==> flow/design.v <==
`timescale 1ns / 1ps
module conv (
input [4:0] stride,
input  conv_enable, 
output reg [18:0] address1 , address2, write_address,
output reg end_reach, full_conv_end, dot_sum_end,
input clk,
input reset,
input [9:0] w1 ,h1,w2,h2,
output reg [9:0] width, height
  );
reg [9:0] H1_index_outer , V1_index_outer ;
reg [5:0]	v1_index_inner , h1_index_inner ;
reg dot_sum_start ;
always @ (posedge clk) begin	 
		if (reset) begin
			H1_index_outer = 0;
			V1_index_outer = 0;
			v1_index_inner = 0;
			h1_index_inner = 0;
			address1 = 0;
			address2 = 0;
			write_address = 0;
			end_reach = 0;
			dot_sum_end = 0;
			dot_sum_start = 1;
			full_conv_end = 0;
			width = 0;
			height = 0;
		end
		else if (conv_enable) begin
				if (dot_sum_start) begin
						v1_index_inner = 0;
						h1_index_inner = 0;
						dot_sum_start = 0;
						dot_sum_end =0;
				end	
				if (!full_conv_end) begin
					address1 = address1 + 2'b01;
					h1_index_inner = h1_index_inner + 2'b01 ;
					if (h1_index_inner == w2) begin			 
						v1_index_inner = v1_index_inner + 1;
						h1_index_inner = 6'b0;								
						address1 = (v1_index_inner + V1_index_outer )* w1 + H1_index_outer;
					end	
					if (v1_index_inner == h2) begin			 
						H1_index_outer = H1_index_outer + stride;
						address1 = V1_index_outer * w1 + H1_index_outer ;
						dot_sum_start = 1;
						dot_sum_end =1;
						v1_index_inner = 6'b0;
					end
					if ((H1_index_outer + w2) > w1	) begin		 
						width = H1_index_outer;
						dot_sum_start = 1;
						V1_index_outer = V1_index_outer + stride;
						H1_index_outer = 10'b0000000000;
						address1 = V1_index_outer * w1;
					end
					if (address1 == h1*w1 ) 		full_conv_end = 1;		 
					if ((address1 + 1) == h1*w1 ) 		height = V1_index_outer + 1;
					address2 = v1_index_inner*w2 + h1_index_inner;
					if (dot_sum_start)	write_address	= write_address + 1;
				end
		end
    end
endmodule 
# Reports on conv
# Module conv before and after one edit of its RTL, step after step.
# "before" refers to lines of the RTL above, "after" to lines of the edited file.
# "delta" is "after" less "before", of the values as shown; "rel_change_pct" is that difference over "before", in percent.
# Cell names lack the library's common part.
# Not given: --
[setup]
top = "conv"
clk_port = "clk"
cell_library = "sky130hd"
corner = "tt_025C_1v80"

# The edit
# Unified diff, file above to edited file.
# A script made this edit. It changes what the design does and was not meant as an optimisation.
# begin of diff
@@ -3,5 +3,5 @@
 input [4:0] stride,
 input  conv_enable, 
-output reg [18:0] address1 , address2, write_address,
+output reg [37:0] address1 , address2, write_address,
 output reg end_reach, full_conv_end, dot_sum_end,
 input clk,
# end of diff

# Word level
# Yosys after proc, flatten, opt, wreduce and memory -nomap, before mapping. Memory bits, and registers merged into a memory's read port (data or address), are not among the register bits. Print and check cells are not counted.
[classes]
columns = ["item", "before", "after", "delta", "rel_change_pct"]
rows = [
  ["muxes", 46, 46, 0, 0.00],
  ["eq_ne", 4, 4, 0, 0.00],
  ["addsub", 13, 13, 0, 0.00],
  ["mul", 6, 5, -1, -16.67],
  ["n_reduce_logical", 4, 4, 0, 0.00],
  ["compare", 1, 1, 0, 0.00],
  ["logic", 1, 1, 0, 0.00],
]
[ops]
columns = ["cell", "before", "after", "delta", "rel_change_pct"]
rows = [
  ["19-bit 2-to-1 mux", 6, 0, -6, -100.00],
  ["38-bit 2-to-1 mux", 0, 6, 6, "--"],
  ["10-bit by 10-bit multiplier with 19-bit output", 3, 0, -3, -100.00],
  ["38-bit by 1-bit adder with 38-bit output (second input constant)", 0, 3, 3, "--"],
  ["19-bit by 1-bit adder with 19-bit output (second input constant)", 2, 0, -2, -100.00],
  ["19-bit by 10-bit adder with 19-bit output", 2, 0, -2, -100.00],
  ["10-bit by 10-bit multiplier with 20-bit output", 1, 3, 2, 200.00],
  ["19-bit by 1-bit adder with 20-bit output (second input constant)", 1, 0, -1, -100.00],
  ["19-bit == test", 1, 0, -1, -100.00],
  ["20-bit == test", 1, 0, -1, -100.00],
  ["11-bit by 10-bit multiplier with 19-bit output", 1, 0, -1, -100.00],
  ["20-bit by 10-bit adder with 21-bit output", 0, 1, 1, "--"],
  ["21-bit by 10-bit adder with 22-bit output", 0, 1, 1, "--"],
  ["38-bit by 20-bit == test with 1-bit output", 0, 1, 1, "--"],
  ["38-bit == test", 0, 1, 1, "--"],
  ["11-bit by 10-bit multiplier with 21-bit output", 0, 1, 1, "--"],
  ["6-bit 2-to-1 mux", 20, 20, 0, 0.00],
  ["1-bit 2-to-1 mux", 11, 11, 0, 0.00],
  ["10-bit 2-to-1 mux", 9, 9, 0, 0.00],
  ["3-bit AND reduction", 3, 3, 0, 0.00],
  ["10-bit by 5-bit adder with 10-bit output", 2, 2, 0, 0.00],
  ["6-bit by 1-bit adder with 6-bit output (second input constant)", 2, 2, 0, 0.00],
  ["6-bit by 10-bit == test with 1-bit output", 2, 2, 0, 0.00],
  ["10-bit by 1-bit adder with 10-bit output (second input constant)", 1, 1, 0, 0.00],
  ["10-bit adder", 1, 1, 0, 0.00],
  ["16-bit by 6-bit adder with 17-bit output", 1, 1, 0, 0.00],
  ["6-bit by 10-bit adder with 11-bit output", 1, 1, 0, 0.00],
  ["10-bit greater-than comparator", 1, 1, 0, 0.00],
]
# Not every row of either side is listed.
[word_totals]
columns = ["item", "before", "after", "delta", "rel_change_pct"]
rows = [
  ["output_inout_bits", 80, 137, 57, 71.25],
  ["reg_bits", 112, 169, 57, 50.89],
  ["elab_cells", 87, 86, -1, -1.15],
]

# Longest topological paths
# Depth = most cells in a row (Yosys ltp): at word level without a register or memory, in the mapped netlist without a sequential cell, where the memories' decode and read muxes count.
[logic_depth]
columns = ["item", "before", "after", "delta", "rel_change_pct"]
rows = [
  ["depth_word", 23, 23, 0, 0.00],
  ["ABC_AREA", "0", "0", "--", "--"],
  ["depth_mapped", 53, 50, -3, -5.66],
  ["depth_no_buf", 42, 43, 1, 2.38],
]

# Synthesis result
# Yosys stat after the flow's synthesis: flattened, memories mapped to cells. It holds for the ABC_AREA given above (unset counts as 0); a run with the other value may have another netlist.
[types]
columns = ["cell_type", "before", "after", "delta", "rel_change_pct"]
rows = [
  ["nand2_1", 358, 427, 69, 19.27],
  ["nor2_1", 210, 264, 54, 25.71],
  ["nand3_1", 41, 83, 42, 102.44],
  ["dfxtp_1", 110, 148, 38, 34.55],
  ["a21oi_1", 129, 163, 34, 26.36],
  ["nor3_1", 40, 69, 29, 72.50],
  ["clkbuf_1", 100, 128, 28, 28.00],
  ["nand4_1", 17, 41, 24, 141.18],
  ["ha_1", 296, 319, 23, 7.77],
  ["o31ai_1", 3, 23, 20, 666.67],
  ["nor4_1", 10, 28, 18, 180.00],
  ["and3_1", 16, 32, 16, 100.00],
  ["or3_1", 12, 28, 16, 133.33],
  ["xor2_1", 79, 94, 15, 18.99],
  ["buf_4", 10, 24, 14, 140.00],
  ["and2_1", 239, 249, 10, 4.18],
  ["o21ai_0", 56, 65, 9, 16.07],
  ["a21o_1", 28, 36, 8, 28.57],
]
# Not every row of either side is listed.
[synth_totals]
columns = ["item", "before", "after", "delta", "rel_change_pct"]
rows = [
  ["flip_flops", 110, 148, 38, 34.55],
  ["mapped_area_um2", 24113.1, 28066.9, 3953.8, 16.40],
  ["stdcells", 2938, 3493, 555, 18.89],
  ["seq_area_um2", 2202.1, 2962.8, 760.7, 34.54],
]

# Path before layout
# OpenSTA on the mapped netlist: ideal clock, no wires. The path of least setup slack (recovery checks aside). Input and output delay are each 20% of the period. Register names are those of the netlist, which keeps one name where synthesis merged equal registers.
[synth_path]
columns = ["item", "before", "after", "delta", "rel_change_pct"]
rows = [
  ["kind", "in2reg", "in2reg", "--", "--"],
  ["from", "in w2[5]", "in w2[6]", "--", "--"],
  ["to", "reg height[0]", "reg height[5]", "--", "--"],
  ["setup_slack_ps", 922, -42, -964, "--"],
  ["in_delay_ps", 2200, 2200, 0, 0.00],
  ["period_ps", 11000, 11000, 0, 0.00],
  ["delay_ps", 7878, 8842, 964, 12.24],
  ["arrival_ps", 9954, 10972, 1018, 10.23],
  ["driving_pins", 44, 40, -4, -9.09],
  ["n_path_buf", 7, 3, -4, -57.14],
  ["setup_time_ps", 124, 70, -54, "--"],
  ["period_less_setup_slack_ps", 10078, 11042, 964, 9.57],
]
# "delay_ps" = arrival - input delay + setup time.
# "driving_pins" counts driving pins, that of a launching flip-flop among them; a cell with two outputs on the path counts twice.
# "period_less_setup_slack_ps" = period - worst setup slack (recovery checks aside). The figure is calculated, with input and output delays left at 20% of the set period.
# The rows between start and end are the longest chain of elaborated cells between them; the timing report does not say that the signal goes this way. Where chains are equally long, one stands for them.
# Each line given opens the expression or statement behind the cell; cells for indexed reads and writes are added by Yosys, which also makes memories of some case tables.
[synth_via_before]
cell_sequence = "clkbuf_1 -> nand2b_1 -> or4_4 -> a21o_1 -> a2111oi_4 -> o21ai_1 -> nor2_1 -> buf_4 -> buf_4 -> mux2i_1 -> inv_1 -> ha_1 -> a21o_1 -> a21oi_1 -> o21bai_1 -> a21oi_1 -> o21bai_1 -> a21oi_1 -> [8 not listed] -> o211ai_1 -> and2_1 -> buf_6 -> clkbuf_1 -> clkbuf_1 -> nand3_1 -> o31a_1 -> inv_1 -> ha_1 -> inv_1 -> or4_4 -> xnor2_1 -> a31oi_1 -> a2111oi_2 -> o2111ai_1 -> buf_6 -> mux2i_1 -> nor2_1"
elab_chain_cells = 19
cone_cells = 26
lines_between = 7
[synth_rtl_before]
columns = ["item", "line", "rtl"]
rows = [
  ["from (decl)", 9, "input [9:0] w1 ,h1,w2,h2,"],
  ["6-bit by 10-bit == test with 1-bit output", 41, "if (h1_index_inner == w2) begin"],
  ["6-bit 2-to-1 mux", 41, ""],
  ["6-bit 2-to-1 mux", 38, "if (!full_conv_end) begin"],
  ["6-bit 2-to-1 mux", 31, "else if (conv_enable) begin"],
  ["6-bit 2-to-1 mux", 16, "if (reset) begin"],
  ["6-bit by 10-bit == test with 1-bit output", 46, "if (v1_index_inner == h2) begin"],
  ["10-bit 2-to-1 mux", 46, ""],
  ["[5 not listed]", "--", ""],
  ["19-bit 2-to-1 mux", 53, "if ((H1_index_outer + w2) > w1 ) begin"],
  ["19-bit 2-to-1 mux", 38, ""],
  ["19-bit 2-to-1 mux", 31, ""],
  ["19-bit 2-to-1 mux", 16, ""],
  ["19-bit by 1-bit adder with 20-bit output", 61, "if ((address1 + 1) == h1*w1 ) height = V1_index_outer + 1;"],
  ["20-bit == test", 61, ""],
  ["3-bit AND reduction", "--", ""],
  ["to (assign)", 29, "height = 0;"],
  ["to (assign)", 61, ""],
  ["to (decl)", 10, "output reg [9:0] width, height"],
]
[synth_via_after]
cell_sequence = "or4_1 -> a311oi_2 -> o2111ai_4 -> nor4_4 -> mux2_2 -> o21a_1 -> buf_4 -> nor3_2 -> clkbuf_1 -> mux2i_1 -> inv_1 -> ha_1 -> a21o_1 -> a21oi_1 -> o21ai_0 -> a21oi_1 -> o21bai_1 -> a21oi_1 -> [4 not listed] -> ha_1 -> a211oi_1 -> o221ai_1 -> o311ai_1 -> clkbuf_1 -> nand4_1 -> o221a_2 -> ha_1 -> xnor2_1 -> nand2_1 -> a211oi_1 -> o2111ai_1 -> nor4_1 -> o2111ai_1 -> nor4_2 -> nand4_1 -> or4_1 -> a21oi_1"
elab_chain_cells = 19
cone_cells = 26
lines_between = 7
[synth_rtl_after]
columns = ["item", "line", "rtl"]
rows = [
  ["from (decl)", 9, "input [9:0] w1 ,h1,w2,h2,"],
  ["6-bit by 10-bit == test with 1-bit output", 41, "if (h1_index_inner == w2) begin"],
  ["6-bit 2-to-1 mux", 41, ""],
  ["6-bit 2-to-1 mux", 38, "if (!full_conv_end) begin"],
  ["6-bit 2-to-1 mux", 31, "else if (conv_enable) begin"],
  ["6-bit 2-to-1 mux", 16, "if (reset) begin"],
  ["6-bit by 10-bit == test with 1-bit output", 46, "if (v1_index_inner == h2) begin"],
  ["10-bit 2-to-1 mux", 46, ""],
  ["[5 not listed]", "--", ""],
  ["38-bit 2-to-1 mux", 53, "if ((H1_index_outer + w2) > w1 ) begin"],
  ["38-bit 2-to-1 mux", 38, ""],
  ["38-bit 2-to-1 mux", 31, ""],
  ["38-bit 2-to-1 mux", 16, ""],
  ["38-bit by 1-bit adder with 38-bit output", 61, "if ((address1 + 1) == h1*w1 ) height = V1_index_outer + 1;"],
  ["38-bit by 20-bit == test with 1-bit output", 61, ""],
  ["3-bit AND reduction", "--", ""],
  ["to (assign)", 29, "height = 0;"],
  ["to (assign)", 61, ""],
  ["to (decl)", 10, "output reg [9:0] width, height"],
]

# Worst path after layout
# From the final timing report of the runs of set A: the path of least setup slack in the routed layout; clock arrival at registers is part of the times.
# The report prints the path's times to 10 ps; the period is as set.
[layout_path]
columns = ["item", "before", "after", "delta", "rel_change_pct"]
rows = [
  ["kind", "in2reg", "in2reg", "--", "--"],
  ["from", "in stride[1]", "in stride[1]", "--", "--"],
  ["to", "reg height[6]", "reg height[2]", "--", "--"],
  ["n_path_buf", 3, 2, -1, -33.33],
  ["setup_slack_ps", 550, 400, -150, "--"],
  ["driving_pins", 33, 34, 1, 3.03],
  ["in_delay_ps", 2200, 2200, 0, 0.00],
  ["setup_time_ps", 120, 140, 20, "--"],
  ["period_ps", 11000, 11000, 0, 0.00],
  ["arrival_ps", 10720, 10940, 220, 2.05],
]
# The rows between start and end are the longest chain of elaborated cells between them; the timing report does not say that the signal goes this way. Where chains are equally long, one stands for them.
[layout_via_before]
cell_sequence = "clkdlybuf4s50_1 -> ha_1 -> a21o_1 -> a21oi_1 -> o21bai_1 -> a21oi_1 -> buf_4 -> nor2_1 -> xor2_2 -> nand2_1 -> fa_1 -> inv_1 -> fa_1 -> fa_1 -> fa_1 -> fa_1 -> ha_1 -> and2_1 -> nand2_1 -> a211oi_1 -> o31ai_2 -> nand2_1 -> a21oi_1 -> xor2_1 -> mux2_2 -> xor2_1 -> a2111oi_1 -> a311oi_1 -> nor4_1 -> o2111ai_2 -> buf_12 -> mux2i_1 -> nor2_1"
elab_chain_cells = 14
cone_cells = 23
lines_between = 10
[layout_rtl_before]
columns = ["item", "line", "rtl"]
rows = [
  ["from (decl)", 3, "input [4:0] stride,"],
  ["10-bit by 5-bit adder with 10-bit output", 47, "H1_index_outer = H1_index_outer + stride;"],
  ["10-bit 2-to-1 mux", 46, "if (v1_index_inner == h2) begin"],
  ["10-bit 2-to-1 mux", 38, "if (!full_conv_end) begin"],
  ["10-bit 2-to-1 mux", 31, "else if (conv_enable) begin"],
  ["10-bit 2-to-1 mux", 16, "if (reset) begin"],
  ["10-bit adder", 53, "if ((H1_index_outer + w2) > w1 ) begin"],
  ["10-bit greater-than comparator", 53, ""],
  ["19-bit 2-to-1 mux", 53, ""],
  ["19-bit 2-to-1 mux", 38, ""],
  ["19-bit 2-to-1 mux", 31, ""],
  ["19-bit 2-to-1 mux", 16, ""],
  ["19-bit by 1-bit adder with 20-bit output", 61, "if ((address1 + 1) == h1*w1 ) height = V1_index_outer + 1;"],
  ["20-bit == test", 61, ""],
  ["3-bit AND reduction", "--", ""],
  ["to (assign)", 29, "height = 0;"],
  ["to (assign)", 61, ""],
  ["to (decl)", 10, "output reg [9:0] width, height"],
]
[layout_via_after]
cell_sequence = "clkdlybuf4s50_1 -> ha_1 -> a21o_1 -> a21oi_1 -> o21bai_1 -> a21oi_1 -> nor2b_1 -> nand2_1 -> xnor2_1 -> nand2_1 -> fa_1 -> fa_1 -> fa_2 -> fa_1 -> inv_1 -> fa_1 -> ha_2 -> a2111oi_2 -> o21a_1 -> nor2_2 -> or3_1 -> o21ai_0 -> a31oi_1 -> nor2_1 -> a211oi_2 -> nor4b_4 -> buf_4 -> nand3_2 -> nor3_1 -> mux2_1 -> a31o_2 -> and3_1 -> a31oi_1 -> nor3_1"
elab_chain_cells = 14
cone_cells = 23
lines_between = 10
[layout_rtl_after]
columns = ["item", "line", "rtl"]
rows = [
  ["from (decl)", 3, "input [4:0] stride,"],
  ["10-bit by 5-bit adder with 10-bit output", 47, "H1_index_outer = H1_index_outer + stride;"],
  ["10-bit 2-to-1 mux", 46, "if (v1_index_inner == h2) begin"],
  ["10-bit 2-to-1 mux", 38, "if (!full_conv_end) begin"],
  ["10-bit 2-to-1 mux", 31, "else if (conv_enable) begin"],
  ["10-bit 2-to-1 mux", 16, "if (reset) begin"],
  ["10-bit adder", 53, "if ((H1_index_outer + w2) > w1 ) begin"],
  ["10-bit greater-than comparator", 53, ""],
  ["38-bit 2-to-1 mux", 53, ""],
  ["38-bit 2-to-1 mux", 38, ""],
  ["38-bit 2-to-1 mux", 31, ""],
  ["38-bit 2-to-1 mux", 16, ""],
  ["38-bit by 1-bit adder with 38-bit output", 61, "if ((address1 + 1) == h1*w1 ) height = V1_index_outer + 1;"],
  ["38-bit by 20-bit == test with 1-bit output", 61, ""],
  ["3-bit AND reduction", "--", ""],
  ["to (assign)", 29, "height = 0;"],
  ["to (assign)", 61, ""],
  ["to (decl)", 10, "output reg [9:0] width, height"],
]

# Flow runs
# Runs of the flow (Yosys, OpenROAD) on both versions; the two runs of a pair have the same settings. The constraints put input and output delay at 20% of the set period each and load the outputs with 0.01 pF.
[flow_settings_set_A]
period_ns = 11.0
CAP_MARGIN = 20
CORE_MARGIN = 2
CORE_UTILIZATION = 40
SLEW_MARGIN = 20
[measured_set_A]
columns = ["item", "before", "after", "delta", "rel_change_pct"]
rows = [
  ["die_um2", 62262.7, 72301.8, 10039.1, 16.12],
  ["achieved_period_ps", 10445, 10600, 155, 1.48],
  ["synthesis_area_um2", 24113.1, 28066.9, 3953.8, 16.40],
  ["finish.utilization_pct", 45.1, 47.9, 2.8, "--"],
  ["timing.setup.ws_ps", 555, 400, -155, "--"],
  ["final_setup_tns_ps", 0, 0, 0, "--"],
]
[flow_settings_set_B]
ABC_AREA = 1
CAP_MARGIN = 40
CELL_PAD_IN_SITES_GLOBAL_PLACEMENT = 0
CORE_UTILIZATION = 15
CTS_CLUSTER_DIAMETER = 143
CTS_CLUSTER_SIZE = 68
HOLD_SLACK_MARGIN = 0.04
MIN_ROUTING_LAYER = "met1"
PLACE_DENSITY_LB_ADDON = 0.2
period_ns = 6.95
CORE_MARGIN = 2
SLEW_MARGIN = 20
[measured_set_B]
columns = ["item", "before", "after", "delta", "rel_change_pct"]
rows = [
  ["die_um2", 167752.0, 198399.0, 30647.0, 18.27],
  ["achieved_period_ps", 8184, 8732, 548, 6.70],
  ["synthesis_area_um2", 24673.7, 29228.0, 4554.3, 18.46],
  ["finish.utilization_pct", 22.3, 22.3, 0.0, "--"],
  ["timing.setup.ws_ps", -1234, -1782, -548, "--"],
  ["final_setup_tns_ps", -24016, -37727, -13711, "--"],
]
# "achieved_period_ps" is the run's clock period less its worst setup slack. It is reckoned from that one timing run; input and output delays stay at 20% of the period that was set.
